==> flow/design.v <==
module hbridgecontroller(
input PCLK, 				 
input PRESERN, 				 
input PSEL, 				 
input PENABLE, 				 
output wire PREADY, 		 
output wire PSLVERR,		 
input PWRITE,				 
input [31:0] PADDR,			 
input wire [31:0] PWDATA,	 
output reg [31:0] PRDATA,	 
output reg motor1_pwm,
output reg motor2_pwm,
output reg [1:0] motor1_ctrl,
output reg [1:0] motor2_ctrl
); 
assign PSLVERR = 0;
assign PREADY = 1;
wire write_enable = (PENABLE && PWRITE && PSEL);
wire read_enable = (!PWRITE && PSEL); 
wire M1CTRL_WRITE = write_enable && (PADDR[15:0] == 16'h0000);
wire M1CTRL_READ = read_enable && (PADDR[15:0] == 16'h0000);
wire M2CTRL_WRITE = write_enable && (PADDR[15:0] == 16'h0004);
wire M2CTRL_READ = read_enable && (PADDR[15:0] == 16'h0004);
wire M1SPEED_WRITE = write_enable && (PADDR[15:0] == 16'h0008);
wire M1SPEED_READ = read_enable && (PADDR[15:0] == 16'h0008);
wire M2SPEED_WRITE = write_enable && (PADDR[15:0] == 16'h000c);
wire M2SPEED_READ = read_enable && (PADDR[15:0] == 16'h000c);
reg [31:0] counter;
parameter PWM_PERIOD = 200000;   
reg [31:0] M1_duty, M2_duty;
reg [31:0] M1_duty_v, M2_duty_v;
always @(posedge PCLK)
begin
    if (!PRESERN) counter = 0;
    else if (counter >= PWM_PERIOD) counter = 0;
    else counter = counter + 1;
    if (counter < M1_duty && M1_duty > (PWM_PERIOD >> 4)) motor1_pwm <= 1;
    else motor1_pwm <= 0;
    if (counter < M2_duty && M2_duty > (PWM_PERIOD >> 4)) motor2_pwm <= 1;
    else motor2_pwm <= 0;
end
always @(posedge PCLK)
begin
    M1_duty_v = M1_duty;
    M2_duty_v = M2_duty;
	if(!PRESERN)
	begin
        M1_duty_v = 0;
        M2_duty_v = 0;
        motor1_ctrl = 2'b10;
        motor2_ctrl = 2'b10;
    end
    if (M1CTRL_WRITE)
    begin
        if (PWDATA != 0) motor1_ctrl = 2'b01;
        else motor1_ctrl = 2'b10;
    end
    else if (M1CTRL_READ)
    begin
        if (motor1_ctrl == 2'b10) PRDATA = 1;
        else PRDATA = 0;
    end
    if (M2CTRL_WRITE)
    begin
        if (PWDATA != 0) motor2_ctrl = 2'b01;
        else motor2_ctrl = 2'b10;
    end
    else if (M2CTRL_READ)
    begin
        if (motor2_ctrl == 2'b10) PRDATA = 1;
        else PRDATA = 0;
    end
    else if (M1SPEED_WRITE) 
    begin
        M1_duty_v = (PWM_PERIOD * PWDATA[15:0]) >> 8;
        if (M1_duty_v > PWM_PERIOD) M1_duty_v = PWM_PERIOD;
    end
    else if (M1SPEED_READ) PRDATA = ( M1_duty_v / PWM_PERIOD );
    else if (M2SPEED_WRITE) 
    begin
        M2_duty_v = (PWM_PERIOD * PWDATA[15:0]) >> 8;
        if (M2_duty_v > PWM_PERIOD) M2_duty_v = PWM_PERIOD;
    end
    else if (M2SPEED_READ) PRDATA = ( M2_duty_v / PWM_PERIOD );
    M1_duty <= M1_duty_v;
    M2_duty <= M2_duty_v;
end
endmodule
== Step by step through the tools: hbridgecontroller ==
Tool output for the design above before and after an edit, in the order of the flow.
"unedited" refers to lines of the RTL above, "edited" to lines of the edited file.
"change": "edited" minus "unedited" as printed here. "rel. change": 100 x difference / "unedited".
Library cell names are shortened.
The mark -- stands for no value.

* Design top: hbridgecontroller
* Clock: PCLK
* Standard-cell library: sky130hd
* Timing corner: tt_025C_1v80

== The edit ==
The edit as a unified diff against the file above.
A script made this edit. It changes what the design does and was not meant as an optimisation.

<pre>
@@ -9,5 +9,5 @@
 input [31:0] PADDR,			 
 input wire [31:0] PWDATA,	 
-output reg [31:0] PRDATA,	 
+output reg [31:0] PRDATA_pin,	 
 output reg motor1_pwm,
 output reg motor2_pwm,
@@ -15,4 +15,6 @@
 output reg [1:0] motor2_ctrl
 ); 
+reg [31:0] PRDATA;
+always @(posedge PCLK) PRDATA_pin <= PRDATA;
 assign PSLVERR = 0;
 assign PREADY = 1;
</pre>

== Word-level counts ==
Yosys after proc, flatten, opt, wreduce and memory -nomap, before mapping. Enables and synchronous resets that opt folds into registers are not counted as muxes. Memory bits, and registers merged into a memory's read port (data or address), are not among the register bits. Print and check cells are not counted. Equal cells are merged and count once.

{| class="wikitable"
|+ Operators by class
! item !! unedited !! edited !! change !! rel. change (%)
|-
| $add $sub $neg || 1 || 1 || 0 || 0.00
|-
| multipliers || 1 || 1 || 0 || 0.00
|-
| divide/modulo/power cells || 2 || 2 || 0 || 0.00
|-
| magnitude comparators || 6 || 6 || 0 || 0.00
|-
| eq/ne operators || 5 || 5 || 0 || 0.00
|-
| muxes and demuxes || 30 || 30 || 0 || 0.00
|-
| reduce/logical cells || 16 || 16 || 0 || 0.00
|}

Unchanged operator kinds not shown: 18.

{| class="wikitable"
|+ Word-level totals
! item !! unedited !! edited !! change !! rel. change (%)
|-
| bits in registers || 134 || 166 || +32 || +23.88
|-
| word-level cells || 69 || 70 || +1 || +1.45
|}

== Longest topological paths ==
Depth = most cells in a row (Yosys ltp): at word level without a register or memory, in the mapped netlist without a sequential cell, where the memories' decode and read muxes count.

{| class="wikitable"
|+ Logic depth
! item !! unedited !! edited !! change !! rel. change (%)
|-
| depth after elaboration || 11 || 11 || 0 || 0.00
|-
| ABC_AREA || 0 || 0 || -- || --
|-
| depth in mapped cells || 60 || 60 || 0 || 0.00
|}

== Synthesis result ==
Source: synth_stat.txt of the flow (Yosys; design flattened, memories mapped). It holds for the ABC_AREA given above (unset counts as 0); a run with the other value may have another netlist.

{| class="wikitable"
|+ Mapped netlist
! item !! unedited !! edited !! change !! rel. change (%)
|-
| mapped cells || 2271 || 2303 || +32 || +1.41
|-
| chip area (Yosys) (um2) || 17362.9 || 18003.5 || +640.6 || +3.69
|-
| sequential area (um2) || 2682.6 || 3323.2 || +640.6 || +23.88
|-
| mapped flip-flops || 134 || 166 || +32 || +23.88
|}

{| class="wikitable"
|+ Cells by type
! cell type !! unedited !! edited !! change !! rel. change (%)
|-
| dfxtp_1 || 134 || 166 || +32 || +23.88
|}

Unchanged cell types not shown: 131.

== Timing after synthesis ==
Source: OpenSTA report_checks on the synthesized netlist (no wires, ideal clock, input and output delay 20% of the period each), path of least setup slack; recovery checks are left aside. Register names are those of the netlist, which keeps one name where synthesis merged equal registers.

{| class="wikitable"
|+ Timing after synthesis
! item !! unedited !! edited !! change !! rel. change (%)
|-
| kind || input to register || input to register || -- || --
|-
| start || input PADDR[3] || input PADDR[3] || -- || --
|-
| end || register PRDATA[0] || register PRDATA[0] || -- || --
|-
| period (ns) || 30.0 || 30.0 || 0.0 || 0.00
|-
| external input delay (ns) || 6.000 || 6.000 || 0.000 || 0.00
|-
| library setup time (ns) || 0.124 || 0.124 || 0.000 || --
|-
| launch time at the first pin (ns) || 6.000 || 6.000 || 0.000 || 0.00
|-
| arrival (ns) || 18.971 || 18.971 || 0.000 || 0.00
|-
| data required time (ns) || 29.876 || 29.876 || 0.000 || 0.00
|-
| path slack (ns) || 10.905 || 10.905 || 0.000 || --
|-
| path delay (ns) || 13.095 || 13.095 || 0.000 || 0.00
|-
| stages || 53 || 53 || 0 || 0.00
|-
| synthesis period reached (ns) || 19.095 || 19.095 || 0.000 || 0.00
|}

"path delay" is the arrival time less input delay plus setup time.
"stages" counts driving pins, that of a launching flip-flop among them; a cell with two outputs on the path counts twice.
"synthesis period reached" = period - worst setup slack (recovery checks aside). The figure is calculated, with input and output delays left at 20% of the set period.
Between the ends stands the longest chain of elaborated cells between them, by number of cells; it is not shown to be the way that was timed. Of several equally long chains one is given.
Each line given opens the expression or statement behind the cell; cells for indexed reads and writes are added by Yosys, which also makes memories of some case tables.
At most two assigning lines are given for a register; there are more.

Between the ends, after synthesis, unedited:
* Cells stage by stage: buf_4 > inv_2 > or3_1 > buf_2 > buf_2 > o21ai_1 > a21oi_1 > o22ai_1 > nand3_2 > a31oi_4 > mux2_4 > a2111oi_1 > a311o_1 > nand3_1 > nor4_4 > nor2_1 > a211o_2 > nor4_4 > [... 17 more ...] > mux2_4 > a211oi_2 > o311ai_1 > xnor2_1 > nor2_1 > or4_4 > mux2_1 > a221o_1 > buf_2 > a31oi_1 > o31ai_2 > maj3_2 > xnor2_2 > a311o_2 > a21boi_1 > o311ai_1 > nor4b_2 > a21oi_1
* Cells in the longest elaborated chain: 10
* Elaborated cells between the ends (all ways): 20
* Those cells by class: 3 x eq/ne; 8 x mux; 9 x reduce/logical

{| class="wikitable"
|+ RTL lines, path after synthesis, unedited
! item !! line !! source
|-
| from (decl) || 9 || <nowiki>input [31:0] PADDR,</nowiki>
|-
| logical NOT 16 bit || 22 || <nowiki>wire M1CTRL_READ = read_enable && (PADDR[15:0] == 16'h0000);</nowiki>
|-
| logical AND 1 bit || 22 ||
|-
| 2-to-1 mux 32 bit || 59 || <nowiki>else if (M1CTRL_READ)</nowiki>
|-
| 2-to-1 mux 32 bit || 54 || <nowiki>if (M1CTRL_WRITE)</nowiki>
|-
| 2-to-1 mux 32 bit || 85 || <nowiki>else if (M2SPEED_READ) PRDATA = ( M2_duty_v / PWM_PERIOD );</nowiki>
|-
| 2-to-1 mux 32 bit || 80 || <nowiki>else if (M2SPEED_WRITE)</nowiki>
|-
| 2-to-1 mux 32 bit || 79 || <nowiki>else if (M1SPEED_READ) PRDATA = ( M1_duty_v / PWM_PERIOD );</nowiki>
|-
| 2-to-1 mux 32 bit || 74 || <nowiki>else if (M1SPEED_WRITE)</nowiki>
|-
| 2-to-1 mux 32 bit || 69 || <nowiki>else if (M2CTRL_READ)</nowiki>
|-
| 2-to-1 mux 32 bit || 64 || <nowiki>if (M2CTRL_WRITE)</nowiki>
|-
| to (assign) || 79 ||
|-
| to (assign) || 85 ||
|-
| to (decl) || 11 || <nowiki>output reg [31:0] PRDATA,</nowiki>
|}

Between the ends, after synthesis, edited:
* Cells stage by stage: buf_4 > inv_2 > or3_1 > buf_2 > buf_2 > o21ai_1 > a21oi_1 > o22ai_1 > nand3_2 > a31oi_4 > mux2_4 > a2111oi_1 > a311o_1 > nand3_1 > nor4_4 > nor2_1 > a211o_2 > nor4_4 > [... 17 more ...] > mux2_4 > a211oi_2 > o311ai_1 > xnor2_1 > nor2_1 > or4_4 > mux2_1 > a221o_1 > buf_2 > a31oi_1 > o31ai_2 > maj3_2 > xnor2_2 > a311o_2 > a21boi_1 > o311ai_1 > nor4b_2 > a21oi_1
* Cells in the longest elaborated chain: 10
* Elaborated cells between the ends (all ways): 20
* Those cells by class: 3 x eq/ne; 8 x mux; 9 x reduce/logical

{| class="wikitable"
|+ RTL lines, path after synthesis, edited
! item !! line !! source
|-
| from (decl) || 9 || <nowiki>input [31:0] PADDR,</nowiki>
|-
| logical NOT 16 bit || 24 || <nowiki>wire M1CTRL_READ = read_enable && (PADDR[15:0] == 16'h0000);</nowiki>
|-
| logical AND 1 bit || 24 ||
|-
| 2-to-1 mux 32 bit || 61 || <nowiki>else if (M1CTRL_READ)</nowiki>
|-
| 2-to-1 mux 32 bit || 56 || <nowiki>if (M1CTRL_WRITE)</nowiki>
|-
| 2-to-1 mux 32 bit || 87 || <nowiki>else if (M2SPEED_READ) PRDATA = ( M2_duty_v / PWM_PERIOD );</nowiki>
|-
| 2-to-1 mux 32 bit || 82 || <nowiki>else if (M2SPEED_WRITE)</nowiki>
|-
| 2-to-1 mux 32 bit || 81 || <nowiki>else if (M1SPEED_READ) PRDATA = ( M1_duty_v / PWM_PERIOD );</nowiki>
|-
| 2-to-1 mux 32 bit || 76 || <nowiki>else if (M1SPEED_WRITE)</nowiki>
|-
| 2-to-1 mux 32 bit || 71 || <nowiki>else if (M2CTRL_READ)</nowiki>
|-
| 2-to-1 mux 32 bit || 66 || <nowiki>if (M2CTRL_WRITE)</nowiki>
|-
| to (assign) || 81 ||
|-
| to (assign) || 87 ||
|-
| to (decl) || 17 || <nowiki>reg [31:0] PRDATA;</nowiki>
|}

== Path in the finished layout ==
From the final timing report of each run of pair A: the path of least setup slack in the routed layout; clock arrival at registers is part of the times.

{| class="wikitable"
|+ Timing after layout
! item !! unedited !! edited !! change !! rel. change (%)
|-
| kind || input to register || input to register || -- || --
|-
| start || input PADDR[1] || input PADDR[3] || -- || --
|-
| end || register PRDATA[0] || register PRDATA[0] || -- || --
|-
| period (ns) || 24.5 || 24.5 || 0.0 || 0.00
|-
| external input delay (ns) || 4.90 || 4.90 || 0.00 || 0.00
|-
| library setup time (ns) || 0.12 || 0.11 || -0.01 || --
|-
| launch time at the first pin (ns) || 4.90 || 4.90 || 0.00 || 0.00
|-
| arrival (ns) || 22.87 || 23.26 || +0.39 || +1.71
|-
| data required time (ns) || 24.81 || 24.84 || +0.03 || +0.12
|-
| path slack (ns) || 1.95 || 1.58 || -0.37 || --
|-
| stages || 49 || 49 || 0 || 0.00
|}

Between the ends stands the longest chain of elaborated cells between them, by number of cells; it is not shown to be the way that was timed. Of several equally long chains one is given.
At most two assigning lines are given for a register; there are more.

Between the ends, after layout, unedited:
* Cells stage by stage: clkdlybuf4s50_1 > nor4b_1 > nand4_1 > nor2_4 > mux2i_1 > a211oi_2 > and3_1 > a311oi_1 > o21ai_1 > nor2_1 > a311o_1 > a2111oi_2 > o221ai_1 > mux2i_1 > a211o_2 > nor4_4 > o21ai_1 > mux2i_4 > [... 13 more ...] > o21ai_2 > mux2_4 > a211oi_2 > o311ai_1 > xnor2_1 > o2111ai_1 > maj3_1 > a21boi_1 > xnor2_1 > and2_2 > a21boi_2 > nor2_1 > o311a_4 > a311o_2 > a21boi_1 > o311ai_1 > nor4b_2 > a21oi_1
* Elaborated cells between the ends (all ways): 20
* Those cells by class: 3 x eq/ne; 8 x mux; 9 x reduce/logical

{| class="wikitable"
|+ RTL lines, path after layout, unedited
! item !! line !! source
|-
| from (decl) || 9 || <nowiki>input [31:0] PADDR,</nowiki>
|-
| to (assign) || 79 || <nowiki>else if (M1SPEED_READ) PRDATA = ( M1_duty_v / PWM_PERIOD );</nowiki>
|-
| to (assign) || 85 || <nowiki>else if (M2SPEED_READ) PRDATA = ( M2_duty_v / PWM_PERIOD );</nowiki>
|-
| to (decl) || 11 || <nowiki>output reg [31:0] PRDATA,</nowiki>
|}

unedited: No chain of elaborated cells between the ends is given.

Between the ends, after layout, edited:
* Cells stage by stage: clkdlybuf4s50_1 > inv_2 > or3_1 > nor2_4 > a311oi_1 > a311oi_2 > nand3_2 > a31oi_4 > mux2_4 > a211oi_2 > nor3_2 > or2_2 > nor3_1 > a21boi_0 > nor3_1 > nor4_4 > o21ai_1 > mux2i_4 > [... 13 more ...] > o21ai_2 > mux2_4 > a211oi_2 > o311ai_1 > xnor2_1 > o2111ai_1 > maj3_1 > a21boi_1 > xnor2_1 > and2_2 > a21boi_2 > nor2_1 > o311a_4 > a311oi_2 > o211ai_1 > o2111ai_1 > nor4b_2 > a21oi_1
* Cells in the longest elaborated chain: 10
* Elaborated cells between the ends (all ways): 20
* Those cells by class: 3 x eq/ne; 8 x mux; 9 x reduce/logical

{| class="wikitable"
|+ RTL lines, path after layout, edited
! item !! line !! source
|-
| from (decl) || 9 || <nowiki>input [31:0] PADDR,</nowiki>
|-
| logical NOT 16 bit || 24 || <nowiki>wire M1CTRL_READ = read_enable && (PADDR[15:0] == 16'h0000);</nowiki>
|-
| logical AND 1 bit || 24 ||
|-
| 2-to-1 mux 32 bit || 61 || <nowiki>else if (M1CTRL_READ)</nowiki>
|-
| 2-to-1 mux 32 bit || 56 || <nowiki>if (M1CTRL_WRITE)</nowiki>
|-
| 2-to-1 mux 32 bit || 87 || <nowiki>else if (M2SPEED_READ) PRDATA = ( M2_duty_v / PWM_PERIOD );</nowiki>
|-
| 2-to-1 mux 32 bit || 82 || <nowiki>else if (M2SPEED_WRITE)</nowiki>
|-
| 2-to-1 mux 32 bit || 81 || <nowiki>else if (M1SPEED_READ) PRDATA = ( M1_duty_v / PWM_PERIOD );</nowiki>
|-
| 2-to-1 mux 32 bit || 76 || <nowiki>else if (M1SPEED_WRITE)</nowiki>
|-
| 2-to-1 mux 32 bit || 71 || <nowiki>else if (M2CTRL_READ)</nowiki>
|-
| 2-to-1 mux 32 bit || 66 || <nowiki>if (M2CTRL_WRITE)</nowiki>
|-
| to (assign) || 81 ||
|-
| to (assign) || 87 ||
|-
| to (decl) || 17 || <nowiki>reg [31:0] PRDATA;</nowiki>
|}

== Layout results ==
Both versions went through the flow (Yosys, OpenROAD) with the same settings in each pair. Constraints: input delay and output delay 20% of the set period each, output load 0.01 pF.

Flow settings, pair A:
* period_ns: 24.5
* CAP_MARGIN: 20
* CORE_MARGIN: 2
* CORE_UTILIZATION: 40
* SLEW_MARGIN: 20

{| class="wikitable"
|+ Final reports, pair A
! item !! unedited !! edited !! change !! rel. change (%)
|-
| synthesized cell area (um2) || 17362.9 || 18003.5 || +640.6 || +3.69
|-
| area inside the die boundary (um2) || 45090.4 || 46720.8 || +1630.4 || +3.62
|-
| std-cell area (final layout) (um2) || 19459.9 || 20124.3 || +664.4 || +3.41
|-
| post-route utilization || 0.453 || 0.454 || +0.001 || --
|-
| worst setup slack after layout (ns) || 1.945 || 1.581 || -0.364 || --
|-
| final setup TNS (ns) || 0.000 || 0.000 || 0.000 || --
|-
| worst hold slack (ns) || 0.435 || 0.346 || -0.089 || --
|-
| power (W) || 0.0007852 || 0.0008561 || +0.0000709 || +9.03
|-
| period reached (ns) || 22.555 || 22.919 || +0.364 || +1.61
|}

Flow settings, pair B:
* CELL_PAD_IN_SITES_DETAIL_PLACEMENT: 2
* CORE_UTILIZATION: 24
* CTS_CLUSTER_SIZE: 87
* GPL_ROUTABILITY_DRIVEN: 1
* GPL_TIMING_DRIVEN: 1
* MAX_ROUTING_LAYER: met5
* PLACE_DENSITY: 0.9
* SLEW_MARGIN: 0
* period_ns: 17.8
* CAP_MARGIN: 20
* CORE_MARGIN: 2

{| class="wikitable"
|+ Final reports, pair B
! item !! unedited !! edited
|-
| synthesized cell area (um2) || 17362.9 || --
|-
| area inside the die boundary (um2) || 74512.6 || --
|-
| std-cell area (final layout) (um2) || 24197.0 || --
|-
| post-route utilization || 0.338 || --
|-
| worst setup slack after layout (ns) || -5.059 || --
|-
| final setup TNS (ns) || -15.515 || --
|-
| worst hold slack (ns) || 0.460 || --
|-
| power (W) || 0.001499 || --
|-
| period reached (ns) || 22.859 || --
|}

pair B, edited: no final report: routing broke off with ODB-0269.
"period reached": clock period set for the run, less the worst setup slack. It is reckoned from that one timing run; input and output delays stay at 20% of the period that was set.
"power": no workload was simulated; the value follows from the tool's default switching activity.
